==> flow/design.v <==
package calc_pkg;
    typedef struct packed {
        logic on;
        logic off;
        logic mem_rc;
        logic mem_sub;
        logic mem_add;
        logic op_percent;
        logic op_sqrt;
        logic op_div;
        logic op_mul;
        logic op_sub;
        logic op_add;
        logic op_eq;
        logic dot;
        logic num_1;
        logic num_2;
        logic num_3;
        logic num_4;
        logic num_5;
        logic num_6;
        logic num_7;
        logic num_8;
        logic num_9;
        logic num_0;
    } buttons_t;
    typedef enum logic [4:0] {
        B_NONE,          
        B_ON,            
        B_OFF,           
        B_MEM_RC,        
        B_MEM_SUB,       
        B_MEM_ADD,       
        B_OP_PERCENT,    
        B_OP_SQRT,       
        B_OP_DIV,        
        B_OP_MUL,        
        B_OP_SUB,        
        B_OP_ADD,        
        B_OP_EQ,         
        B_DOT,           
        B_NUM_1,         
        B_NUM_2,         
        B_NUM_3,         
        B_NUM_4,         
        B_NUM_5,         
        B_NUM_6,         
        B_NUM_7,         
        B_NUM_8,         
        B_NUM_9,         
        B_NUM_0,         
        B_UNKNOWN        
    } active_button_t;
    function automatic logic isNumberButton(active_button_t active_button);
        isNumberButton = ((active_button >= calc_pkg::B_NUM_1) && (active_button <= calc_pkg::B_NUM_0));
    endfunction
    function automatic logic isOpButton(active_button_t active_button);
        isOpButton = ((active_button >= calc_pkg::B_OP_DIV) && (active_button <= calc_pkg::B_OP_ADD));
    endfunction
    function automatic logic isEqButton(active_button_t active_button);
        isEqButton = (active_button == calc_pkg::B_OP_EQ);
    endfunction
    function automatic logic isDotButton(active_button_t active_button);
        isDotButton = (active_button == calc_pkg::B_DOT);
    endfunction
    typedef logic [3:0] bcd_t;
    function automatic logic [6:0] bcd2segments(bcd_t bcd);
        unique case (bcd)
            4'd0: bcd2segments = 7'b1111110;
            4'd1: bcd2segments = 7'b0110000;
            4'd2: bcd2segments = 7'b1101101;
            4'd3: bcd2segments = 7'b1111001;
            4'd4: bcd2segments = 7'b0110011;
            4'd5: bcd2segments = 7'b1011011;
            4'd6: bcd2segments = 7'b1011111;
            4'd7: bcd2segments = 7'b1110000;
            4'd8: bcd2segments = 7'b1111111;
            4'd9: bcd2segments = 7'b1111011;
            default: bcd2segments = 7'bxxxxxxx;
        endcase
    endfunction
    typedef enum logic [1:0] {
        OP_NONE,
        OP_ADD,
        OP_MUL,
        OP_DIV
    } op_t;
    function automatic op_t button2op(active_button_t active_button);
        unique case (active_button)
            calc_pkg::B_OP_DIV: button2op = calc_pkg::OP_DIV;
            calc_pkg::B_OP_MUL: button2op = calc_pkg::OP_MUL;
            calc_pkg::B_OP_SUB: button2op = calc_pkg::OP_ADD;
            calc_pkg::B_OP_ADD: button2op = calc_pkg::OP_ADD;
            default: button2op = calc_pkg::OP_NONE;
        endcase
    endfunction
    function automatic bcd_t button2bcd(active_button_t active_button);
        unique case (active_button)
            calc_pkg::B_NUM_1: button2bcd = 1;
            calc_pkg::B_NUM_2: button2bcd = 2;
            calc_pkg::B_NUM_3: button2bcd = 3;
            calc_pkg::B_NUM_4: button2bcd = 4;
            calc_pkg::B_NUM_5: button2bcd = 5;
            calc_pkg::B_NUM_6: button2bcd = 6;
            calc_pkg::B_NUM_7: button2bcd = 7;
            calc_pkg::B_NUM_8: button2bcd = 8;
            calc_pkg::B_NUM_9: button2bcd = 9;
            calc_pkg::B_NUM_0: button2bcd = 0;
            default: button2bcd = 0;
        endcase
    endfunction
    parameter NumDigits = 8;
    typedef logic unsigned [$clog2(NumDigits)-1:0] exponent_t;
    typedef struct packed {
        logic error;
        logic sign;
        exponent_t exponent;
        bcd_t [NumDigits-1:0] significand;
    } num_t;
    function automatic num_t neg(num_t num);
        neg = num;
        neg.sign = !num.sign;
    endfunction
endpackage
module alu_add (
    input   logic           clk_i,
    input   logic           rst_i,
    input   logic [36:0]    left_i,      
    input   logic [36:0]    right_i,     
    output  logic           in_ready_o,
    input   logic           in_valid_i,
    output  logic [36:0]    result_o,    
    input   logic           out_ready_i,
    output  logic           out_valid_o
);
typedef enum logic [1:0] {
    S_IDLE,
    S_NORMALIZE,
    S_ADD,
    S_RENORMALIZE
} state_t;
state_t state_d, state_q;
logic [$clog2(calc_pkg::NumDigits):0] counter_d, counter_q;
logic in_ready_d, in_ready_q;
logic out_valid_d, out_valid_q;
assign out_valid_o = out_valid_q;
assign in_ready_o = in_ready_q;
calc_pkg::num_t left_d, left_q;
calc_pkg::num_t right_d, right_q;
calc_pkg::num_t result_d, result_q;
calc_pkg::bcd_t result_extra_d, result_extra_q;
logic carryborrow_d, carryborrow_q;
assign result_o = out_valid_q ? result_q : '0;
logic [4:0] nibble_sum;
always_comb begin
    nibble_sum = 'x;
    carryborrow_d = carryborrow_q;
    if (state_q != S_ADD) begin
        carryborrow_d = 0;
    end else if (left_q.sign == right_q.sign) begin
        nibble_sum =
            left_q.significand[counter_q]
            + right_q.significand[counter_q]
            + 4'(carryborrow_q);
        if (nibble_sum >= 10) begin
            nibble_sum += 6;
        end
        carryborrow_d = nibble_sum[4];
    end else begin
        if (left_q.significand > right_q.significand) begin
            nibble_sum =
                6'(left_q.significand[counter_q])
                - 6'(right_q.significand[counter_q])
                - 6'(carryborrow_q);
        end else begin
            nibble_sum =
                6'(right_q.significand[counter_q])
                - 6'(left_q.significand[counter_q])
                - 6'(carryborrow_q);
        end
        carryborrow_d = nibble_sum[4];
        if ($signed(nibble_sum) < 0) begin
            nibble_sum += 10;
        end
    end
end
always_comb begin
    state_d = state_q;
    out_valid_d = out_valid_q;
    in_ready_d = in_ready_q;
    counter_d = counter_q;
    left_d = left_q;
    right_d = right_q;
    result_d = result_q;
    result_extra_d = result_extra_q;
    unique case (state_q)
        S_IDLE: begin
            result_d = '0;
            if (in_valid_i) begin
                left_d = left_i;
                right_d = right_i;
                state_d = S_NORMALIZE;
                in_ready_d = 0;
            end
        end
        S_NORMALIZE: begin
            if (left_q.exponent < right_q.exponent) begin
                left_d.significand = (left_q.significand >> 4);
                left_d.exponent++;
            end else if (left_q.exponent > right_q.exponent) begin
                right_d.significand = (right_q.significand >> 4);
                right_d.exponent++;
            end else begin
                state_d = S_ADD;
                counter_d = 0;
            end
        end
        S_ADD: begin
            result_d.exponent = left_q.exponent;
            if (left_q.sign == right_q.sign) begin
                result_extra_d = carryborrow_d;
            end
            if (left_q.significand > right_q.significand) begin
                result_d.sign = left_q.sign;
            end else begin
                result_d.sign = right_q.sign;
            end
            result_d.significand[counter_q] = 4'(nibble_sum);
            counter_d++;
            if (counter_d == calc_pkg::NumDigits) begin
                state_d = S_RENORMALIZE;
            end
        end
        S_RENORMALIZE: begin
            if (result_extra_q != '0) begin  
                result_extra_d = '0;
                result_d.significand = ({result_extra_q, result_q.significand} >> 4);
                result_d.exponent++;
                if (result_d.exponent == 0)
                    result_d.error = 1;
            end else if ((result_q.exponent != 0) && (result_q.significand[calc_pkg::NumDigits-1] == 0)) begin  
                result_d.significand = (result_q.significand << 4);
                result_d.exponent--;
            end else begin  
                out_valid_d = 1;
                if (result_d.significand == 0)
                    result_d.sign = 0;
                if (out_valid_q && out_ready_i) begin
                    state_d = S_IDLE;
                    out_valid_d = 0;
                    in_ready_d = 1;
                    result_d = '0;
                end
            end
        end
    endcase
end
always_ff @(posedge clk_i) begin
    if (rst_i) begin
        state_q <= S_IDLE;
        out_valid_q <= 0;
        in_ready_q <= 1;
        counter_q <= '0;
        left_q <= '0;
        right_q <= '0;
        result_q <= '0;
        result_extra_q <= '0;
        carryborrow_q <= 0;
    end else begin
        state_q <= state_d;
        out_valid_q <= out_valid_d;
        in_ready_q <= in_ready_d;
        counter_q <= counter_d;
        left_q <= left_d;
        right_q <= right_d;
        result_q <= result_d;
        result_extra_q <= result_extra_d;
        carryborrow_q <= carryborrow_d;
    end
end
endmodule
Subject: tool reports on alu_add

Hi,

**Tool chain data of alu_add**

Module alu_add before and after one edit of its RTL, step after step.
Lines under "original" count in the file above, lines under "edited" in the edited file.
"change": "edited" minus "original" as printed here.
The mark -- stands for no value.

- Top module: alu_add
- Clock: clk_i
- Standard-cell library: sky130hd
- Library corner: tt_025C_1v80

**The edit**

Unified diff, file above to edited file.
A script made this edit. It changes what the design does and was not meant as an optimisation.

```diff
@@ -151,5 +151,5 @@
 calc_pkg::bcd_t result_extra_d, result_extra_q;
 logic carryborrow_d, carryborrow_q;
-assign result_o = out_valid_q ? result_q : '0;
+assign result_o = result_q;
 logic [4:0] nibble_sum;
 always_comb begin
```

**Elaborated design**

Counts by Yosys on the flattened word-level netlist (proc, flatten, opt, wreduce; memories kept). Register bits leave out memories and registers merged into their read ports (data or address). Print and check cells are left out. Cells with the same type and inputs are merged into one.

Operators by class:

| item | original | edited | change |
|---|---|---|---|
| $lt $le $gt $ge | 5 | 5 | 0 |
| bitwise operators | 10 | 10 | 0 |
| muxes and demuxes | 59 | 58 | -1 |
| eq/ne operators | 22 | 22 | 0 |
| add/sub/neg operators | 14 | 14 | 0 |
| shifts and indexed selects | 4 | 4 | 0 |
| reduce/logical cells | 25 | 25 | 0 |

Operators with widths:

| cell | original | edited | change |
|---|---|---|---|
| 37-bit 2-to-1 mux | 2 | 1 | -1 |
| 1-bit 2-to-1 mux | 17 | 17 | 0 |
| 2-bit != test (second input constant) | 12 | 12 | 0 |
| 2-bit 2-to-1 mux | 8 | 8 | 0 |
| 4-bit 2-to-1 mux | 7 | 7 | 0 |
| 1-bit NOT | 7 | 7 | 0 |
| 3-bit 2-to-1 mux | 4 | 4 | 0 |
| 32-bit 2-to-1 mux | 4 | 4 | 0 |
| 5-bit 2-to-1 mux | 4 | 4 | 0 |
| 3-bit != test (second input constant) | 4 | 4 | 0 |
| 3-bit AND reduction | 4 | 4 | 0 |
| 2-bit OR reduction | 4 | 4 | 0 |
| 3-bit by 1-bit adder with 3-bit output (second input constant) | 3 | 3 | 0 |
| 4-bit AND reduction | 3 | 3 | 0 |
| 2-bit == test (second input constant) | 2 | 2 | 0 |
| 1-bit logical AND | 2 | 2 | 0 |
| 36-bit 2-to-1 mux | 2 | 2 | 0 |
| 1-bit parallel mux with 2-bit select | 2 | 2 | 0 |
| 35-bit parallel mux with 2-bit select | 2 | 2 | 0 |
| 4-bit parallel mux with 2-bit select | 2 | 2 | 0 |
| 2-bit AND reduction | 2 | 2 | 0 |
| 3-bit OR reduction | 2 | 2 | 0 |
| 32-bit by 7-bit variable part select with 4-bit output | 2 | 2 | 0 |
| 4-bit by 4-bit subtractor with 5-bit output | 2 | 2 | 0 |
| 5-bit by 2-bit subtractor with 5-bit output | 2 | 2 | 0 |
| 4-bit by 1-bit adder with 4-bit output (second input constant) | 1 | 1 | 0 |
| 4-bit adder (second input constant) | 1 | 1 | 0 |
| 4-bit by 4-bit adder with 5-bit output | 1 | 1 | 0 |

The list need not be complete.

Bit counts:

| item | original | edited | change |
|---|---|---|---|
| bits of input ports | 78 | 78 | 0 |
| flip-flop bits (word level) | 122 | 122 | 0 |

**Logic depth**

Depth = most cells in a row (Yosys ltp): at word level without a register or memory, in the mapped netlist without a sequential cell, where the memories' decode and read muxes count.

Logic depth:

| item | original | edited | change |
|---|---|---|---|
| depth in word-level cells | 13 | 13 | 0 |
| ABC_AREA | 0 | 0 | -- |
| mapped depth | 19 | 18 | -1 |

**Netlist**

Yosys stat after the flow's synthesis: flattened, memories mapped to cells. It holds for the ABC_AREA given above (unset counts as 0); a run with the other value may have another netlist.

Synthesis totals:

| item | original | edited | change |
|---|---|---|---|
| buffers | 67 | 66 | -1 |
| mapped cells | 1028 | 1001 | -27 |
| chip area (Yosys) (µm²) | 8692.1 | 8572.0 | -120.1 |
| sequential part of the area (µm²) | 2422.3 | 2422.3 | 0.0 |
| mapped flip-flops | 121 | 121 | 0 |

Cell types:

| cell type | original | edited | change |
|---|---|---|---|
| sky130_fd_sc_hd__and2_1 | 42 | 3 | -39 |
| sky130_fd_sc_hd__clkbuf_1 | 48 | 56 | +8 |
| sky130_fd_sc_hd__inv_1 | 68 | 61 | -7 |
| sky130_fd_sc_hd__o31ai_2 | 0 | 7 | +7 |
| sky130_fd_sc_hd__nor3_1 | 12 | 6 | -6 |
| sky130_fd_sc_hd__buf_2 | 10 | 4 | -6 |
| sky130_fd_sc_hd__nand2_1 | 68 | 72 | +4 |
| sky130_fd_sc_hd__xnor2_1 | 16 | 12 | -4 |
| sky130_fd_sc_hd__o21ai_1 | 9 | 5 | -4 |
| sky130_fd_sc_hd__nand4_1 | 8 | 12 | +4 |
| sky130_fd_sc_hd__buf_1 | 7 | 3 | -4 |
| sky130_fd_sc_hd__a31oi_1 | 6 | 2 | -4 |
| sky130_fd_sc_hd__o31ai_1 | 5 | 9 | +4 |
| sky130_fd_sc_hd__o41ai_2 | 4 | 0 | -4 |
| sky130_fd_sc_hd__a22o_1 | 1 | 5 | +4 |
| sky130_fd_sc_hd__and3_1 | 1 | 5 | +4 |
| sky130_fd_sc_hd__mux2i_1 | 62 | 65 | +3 |
| sky130_fd_sc_hd__a221oi_1 | 3 | 6 | +3 |

The list need not be complete.

**Worst setup path after synthesis**

OpenSTA on the mapped netlist: ideal clock, no wires. The path of least setup slack (recovery checks aside). Input and output delay are each 20% of the period. Register names are those of the netlist, which keeps one name where synthesis merged equal registers.

Timing path after synthesis:

| item | original | edited | change |
|---|---|---|---|
| path type | reg2reg | reg2reg | -- |
| start point | reg counter_q[0] | reg counter_q[0] | -- |
| end point | reg result_q | reg result_q | -- |
| period (ns) | 10.0 | 10.0 | 0.0 |
| driving pins on the path | 18 | 18 | 0 |
| delay of the path (ns) | 4.118 | 4.426 | +0.308 |
| arrival (ns) | 4.002 | 4.357 | +0.355 |
| library setup time (ns) | 0.116 | 0.069 | -0.047 |
| required time (ns) | 9.884 | 9.931 | +0.047 |
| slack (ns) | 5.882 | 5.574 | -0.308 |
| launch time at the first pin (ns) | 0.000 | 0.000 | 0.000 |
| path buffers | 2 | 2 | 0 |
| period reached after synthesis (ns) | 4.118 | 4.426 | +0.308 |

"delay of the path" = arrival - input delay + setup time.
"driving pins on the path" counts driving pins, that of a launching flip-flop among them; a cell with two outputs on the path counts twice.
"period reached after synthesis" is the clock period less the worst setup slack; recovery checks do not enter. This is arithmetic on one report: input and output delays are still those of the set period (20% each).
Where an end lacks its bit number, it is one bit of the signal, or one of the new flip-flops if synthesis recoded a state register.
Between the ends stands the longest chain of elaborated cells between them, by number of cells; it is not shown to be the way that was timed. Of several equally long chains one is given.
A line is the first line of the expression or statement that the cell stems from. Yosys adds cells for indexed reads and writes and turns some case tables into memories.

On the way, after synthesis, original:
- Cell sequence: sky130_fd_sc_hd__dfxtp_1 > sky130_fd_sc_hd__buf_4 > sky130_fd_sc_hd__buf_4 > sky130_fd_sc_hd__mux4_2 > sky130_fd_sc_hd__nand2_1 > sky130_fd_sc_hd__nand2_1 > sky130_fd_sc_hd__nand2_1 > sky130_fd_sc_hd__inv_1 > sky130_fd_sc_hd__fa_1 > sky130_fd_sc_hd__inv_1 > sky130_fd_sc_hd__fa_1 > sky130_fd_sc_hd__ha_1 > sky130_fd_sc_hd__inv_1 > sky130_fd_sc_hd__a2111oi_2 > sky130_fd_sc_hd__a211oi_2 > sky130_fd_sc_hd__mux2i_4 > sky130_fd_sc_hd__o21ai_0 > sky130_fd_sc_hd__a41o_1
- Cells in the longest elaborated chain: 13
- Elaborated cells between the ends (all ways): 26

Ends and longest elaborated chain, after synthesis, original:

| item | line | RTL |
|---|---|---|
| start, declared | 143 | `logic [$clog2(calc_pkg::NumDigits):0] counter_d, counter_q;` |
| start, assigned | 263 | `counter_q <= '0;` |
| start, assigned | 273 | `counter_q <= counter_d;` |
| 32-bit by 7-bit variable part select with 4-bit output | 177 | `6'(right_q.significand[counter_q])` |
| 4-bit by 4-bit subtractor with 5-bit output | 177 |  |
| 5-bit by 2-bit subtractor with 5-bit output | 177 |  |
| 5-bit 2-to-1 mux | 170 | `if (left_q.significand > right_q.significand) begin` |
| 5-bit 2-to-1 mux | 160 | `end else if (left_q.sign == right_q.sign) begin` |
| 5-bit 2-to-1 mux | 158 | `if (state_q != S_ADD) begin` |
| 4-bit adder | 183 | `nibble_sum += 10;` |
| 4-bit 2-to-1 mux | 182 | `if ($signed(nibble_sum) < 0) begin` |
| 4-bit 2-to-1 mux | 160 |  |
| 4-bit 2-to-1 mux | 158 |  |
| 4-bit by 33-bit variable shift with 32-bit output | 228 | `result_d.significand[counter_q] = 4'(nibble_sum);` |
| 32-bit bitwise OR | 228 |  |
| 32-bit parallel mux with 3-bit select | 196 | `unique case (state_q)` |
| end, assigned | 266 | `result_q <= '0;` |
| end, assigned | 276 | `result_q <= result_d;` |
| end, declared | 150 | `calc_pkg::num_t result_d, result_q;` |

On the way, after synthesis, edited:
- Cell sequence: sky130_fd_sc_hd__dfxtp_1 > sky130_fd_sc_hd__buf_2 > sky130_fd_sc_hd__buf_1 > sky130_fd_sc_hd__mux4_2 > sky130_fd_sc_hd__nand2_1 > sky130_fd_sc_hd__nand2_1 > sky130_fd_sc_hd__nand2_1 > sky130_fd_sc_hd__inv_1 > sky130_fd_sc_hd__fa_1 > sky130_fd_sc_hd__inv_1 > sky130_fd_sc_hd__fa_1 > sky130_fd_sc_hd__ha_1 > sky130_fd_sc_hd__a21boi_0 > sky130_fd_sc_hd__o21ai_0 > sky130_fd_sc_hd__a211o_1 > sky130_fd_sc_hd__nand2_1 > sky130_fd_sc_hd__or4_1 > sky130_fd_sc_hd__o21ai_1
- Cells in the longest elaborated chain: 13
- Elaborated cells between the ends (all ways): 26

Ends and longest elaborated chain, after synthesis, edited:

| item | line | RTL |
|---|---|---|
| start, declared | 143 | `logic [$clog2(calc_pkg::NumDigits):0] counter_d, counter_q;` |
| start, assigned | 263 | `counter_q <= '0;` |
| start, assigned | 273 | `counter_q <= counter_d;` |
| 32-bit by 7-bit variable part select with 4-bit output | 177 | `6'(right_q.significand[counter_q])` |
| 4-bit by 4-bit subtractor with 5-bit output | 177 |  |
| 5-bit by 2-bit subtractor with 5-bit output | 177 |  |
| 5-bit 2-to-1 mux | 170 | `if (left_q.significand > right_q.significand) begin` |
| 5-bit 2-to-1 mux | 160 | `end else if (left_q.sign == right_q.sign) begin` |
| 5-bit 2-to-1 mux | 158 | `if (state_q != S_ADD) begin` |
| 4-bit adder | 183 | `nibble_sum += 10;` |
| 4-bit 2-to-1 mux | 182 | `if ($signed(nibble_sum) < 0) begin` |
| 4-bit 2-to-1 mux | 160 |  |
| 4-bit 2-to-1 mux | 158 |  |
| 4-bit by 33-bit variable shift with 32-bit output | 228 | `result_d.significand[counter_q] = 4'(nibble_sum);` |
| 32-bit bitwise OR | 228 |  |
| 32-bit parallel mux with 3-bit select | 196 | `unique case (state_q)` |
| end, assigned | 266 | `result_q <= '0;` |
| end, assigned | 276 | `result_q <= result_d;` |
| end, declared | 150 | `calc_pkg::num_t result_d, result_q;` |

**Worst path after layout**

Path of least setup slack in the final report of each run of set A (OpenROAD, finished layout, wires in). Where an end is a register, its clock arrival counts in the times.

Timing path after layout:

| item | original | edited | change |
|---|---|---|---|
| path type | reg2reg | reg2reg | -- |
| start point | reg counter_q[0] | reg counter_q[0] | -- |
| end point | reg result_q | reg result_q | -- |
| arrival (ns) | 4.95 | 5.11 | +0.16 |
| launch time at the first pin (ns) | 0.41 | 0.42 | +0.01 |
| library setup time (ns) | 0.13 | 0.07 | -0.06 |
| period (ns) | 10.0 | 10.0 | 0.0 |
| path buffers | 1 | 1 | 0 |
| driving pins on the path | 19 | 17 | -2 |
| slack (ns) | 5.33 | 5.24 | -0.09 |
| required time (ns) | 10.28 | 10.35 | +0.07 |

Where an end lacks its bit number, it is one bit of the signal, or one of the new flip-flops if synthesis recoded a state register.
Between the ends stands the longest chain of elaborated cells between them, by number of cells; it is not shown to be the way that was timed. Of several equally long chains one is given.

On the way, after layout, original:
- Cell sequence: sky130_fd_sc_hd__dfxtp_1 > sky130_fd_sc_hd__buf_4 > sky130_fd_sc_hd__mux4_2 > sky130_fd_sc_hd__nand2b_1 > sky130_fd_sc_hd__nand2_1 > sky130_fd_sc_hd__nand2_1 > sky130_fd_sc_hd__inv_1 > sky130_fd_sc_hd__fa_1 > sky130_fd_sc_hd__fa_1 > sky130_fd_sc_hd__mux2i_1 > sky130_fd_sc_hd__xnor2_1 > sky130_fd_sc_hd__ha_1 > sky130_fd_sc_hd__inv_1 > sky130_fd_sc_hd__a21oi_1 > sky130_fd_sc_hd__a31oi_1 > sky130_fd_sc_hd__xnor2_1 > sky130_fd_sc_hd__nand3_1 > sky130_fd_sc_hd__a31oi_2 > sky130_fd_sc_hd__o21ai_1
- Cells in the longest elaborated chain: 13
- Elaborated cells between the ends (all ways): 26

Ends and longest elaborated chain, after layout, original:

| item | line | RTL |
|---|---|---|
| start, declared | 143 | `logic [$clog2(calc_pkg::NumDigits):0] counter_d, counter_q;` |
| start, assigned | 263 | `counter_q <= '0;` |
| start, assigned | 273 | `counter_q <= counter_d;` |
| 32-bit by 7-bit variable part select with 4-bit output | 177 | `6'(right_q.significand[counter_q])` |
| 4-bit by 4-bit subtractor with 5-bit output | 177 |  |
| 5-bit by 2-bit subtractor with 5-bit output | 177 |  |
| 5-bit 2-to-1 mux | 170 | `if (left_q.significand > right_q.significand) begin` |
| 5-bit 2-to-1 mux | 160 | `end else if (left_q.sign == right_q.sign) begin` |
| 5-bit 2-to-1 mux | 158 | `if (state_q != S_ADD) begin` |
| 4-bit adder | 183 | `nibble_sum += 10;` |
| 4-bit 2-to-1 mux | 182 | `if ($signed(nibble_sum) < 0) begin` |
| 4-bit 2-to-1 mux | 160 |  |
| 4-bit 2-to-1 mux | 158 |  |
| 4-bit by 33-bit variable shift with 32-bit output | 228 | `result_d.significand[counter_q] = 4'(nibble_sum);` |
| 32-bit bitwise OR | 228 |  |
| 32-bit parallel mux with 3-bit select | 196 | `unique case (state_q)` |
| end, assigned | 266 | `result_q <= '0;` |
| end, assigned | 276 | `result_q <= result_d;` |
| end, declared | 150 | `calc_pkg::num_t result_d, result_q;` |

On the way, after layout, edited:
- Cell sequence: sky130_fd_sc_hd__dfxtp_1 > sky130_fd_sc_hd__buf_4 > sky130_fd_sc_hd__mux4_2 > sky130_fd_sc_hd__nand2b_1 > sky130_fd_sc_hd__nand2_1 > sky130_fd_sc_hd__nand2_1 > sky130_fd_sc_hd__inv_1 > sky130_fd_sc_hd__fa_1 > sky130_fd_sc_hd__inv_1 > sky130_fd_sc_hd__fa_1 > sky130_fd_sc_hd__ha_1 > sky130_fd_sc_hd__a21boi_0 > sky130_fd_sc_hd__o21ai_0 > sky130_fd_sc_hd__a211o_1 > sky130_fd_sc_hd__nand2_1 > sky130_fd_sc_hd__or4_1 > sky130_fd_sc_hd__o21ai_1
- Cells in the longest elaborated chain: 13
- Elaborated cells between the ends (all ways): 26

Ends and longest elaborated chain, after layout, edited:

| item | line | RTL |
|---|---|---|
| start, declared | 143 | `logic [$clog2(calc_pkg::NumDigits):0] counter_d, counter_q;` |
| start, assigned | 263 | `counter_q <= '0;` |
| start, assigned | 273 | `counter_q <= counter_d;` |
| 32-bit by 7-bit variable part select with 4-bit output | 177 | `6'(right_q.significand[counter_q])` |
| 4-bit by 4-bit subtractor with 5-bit output | 177 |  |
| 5-bit by 2-bit subtractor with 5-bit output | 177 |  |
| 5-bit 2-to-1 mux | 170 | `if (left_q.significand > right_q.significand) begin` |
| 5-bit 2-to-1 mux | 160 | `end else if (left_q.sign == right_q.sign) begin` |
| 5-bit 2-to-1 mux | 158 | `if (state_q != S_ADD) begin` |
| 4-bit adder | 183 | `nibble_sum += 10;` |
| 4-bit 2-to-1 mux | 182 | `if ($signed(nibble_sum) < 0) begin` |
| 4-bit 2-to-1 mux | 160 |  |
| 4-bit 2-to-1 mux | 158 |  |
| 4-bit by 33-bit variable shift with 32-bit output | 228 | `result_d.significand[counter_q] = 4'(nibble_sum);` |
| 32-bit bitwise OR | 228 |  |
| 32-bit parallel mux with 3-bit select | 196 | `unique case (state_q)` |
| end, assigned | 266 | `result_q <= '0;` |
| end, assigned | 276 | `result_q <= result_d;` |
| end, declared | 150 | `calc_pkg::num_t result_d, result_q;` |

**Measured runs**

Both versions went through the flow (Yosys, OpenROAD) with the same settings in each pair. Constraints: input delay and output delay 20% of the set period each, output load 0.01 pF.

Flow settings, set A:
- CORE_UTILIZATION: 40
- period_ns: 10.0
- CAP_MARGIN: 20
- CORE_MARGIN: 2
- SLEW_MARGIN: 20

Measured results, set A:

| item | original | edited | change |
|---|---|---|---|
| worst setup slack after layout (ns) | 5.330 | 5.243 | -0.087 |
| netlist area reported by Yosys (µm²) | 8692.1 | 8572.0 | -120.1 |
| std-cell area (final layout) (µm²) | 10576.4 | 10503.8 | -72.6 |
| total die area (µm²) | 22925.0 | 22617.2 | -307.8 |
| power (µW) | 2023 | 2140 | +117 |
| post-layout utilization (%) | 50.0 | 50.0 | 0.0 |
| final setup TNS (ns) | 0.000 | 0.000 | 0.000 |
| worst hold slack in the final report (ns) | 0.471 | 0.504 | +0.033 |
| achieved clock period (ns) | 4.670 | 4.757 | +0.087 |

Flow settings, set B:
- ABC_AREA: 0
- CAP_MARGIN: 0
- CORE_ASPECT_RATIO: 0.59
- CORE_UTILIZATION: 18
- GPL_TIMING_DRIVEN: 0
- MIN_ROUTING_LAYER: met1
- PLACE_DENSITY_LB_ADDON: 0.12
- SETUP_SLACK_MARGIN: -0.37
- SLEW_MARGIN: 0
- period_ns: 3.77
- CORE_MARGIN: 2

Measured results, set B:

| item | original | edited | change |
|---|---|---|---|
| worst setup slack after layout (ns) | -0.273 | -0.229 | +0.044 |
| netlist area reported by Yosys (µm²) | 8692.1 | 8572.0 | -120.1 |
| std-cell area (final layout) (µm²) | 11568.6 | 11568.6 | 0.0 |
| total die area (µm²) | 50124.7 | 49444.6 | -680.1 |
| power (µW) | 6048 | 6343 | +295 |
| post-layout utilization (%) | 24.4 | 24.6 | +0.2 |
| final setup TNS (ns) | -6.024 | -2.940 | +3.084 |
| worst hold slack in the final report (ns) | 0.479 | 0.507 | +0.028 |
| achieved clock period (ns) | 4.043 | 3.999 | -0.044 |

"achieved clock period" means the clock period less the worst setup slack. The figure is calculated, with input and output delays left at 20% of the set period.
"power": no workload was simulated; the value follows from the tool's default switching activity.

Regards
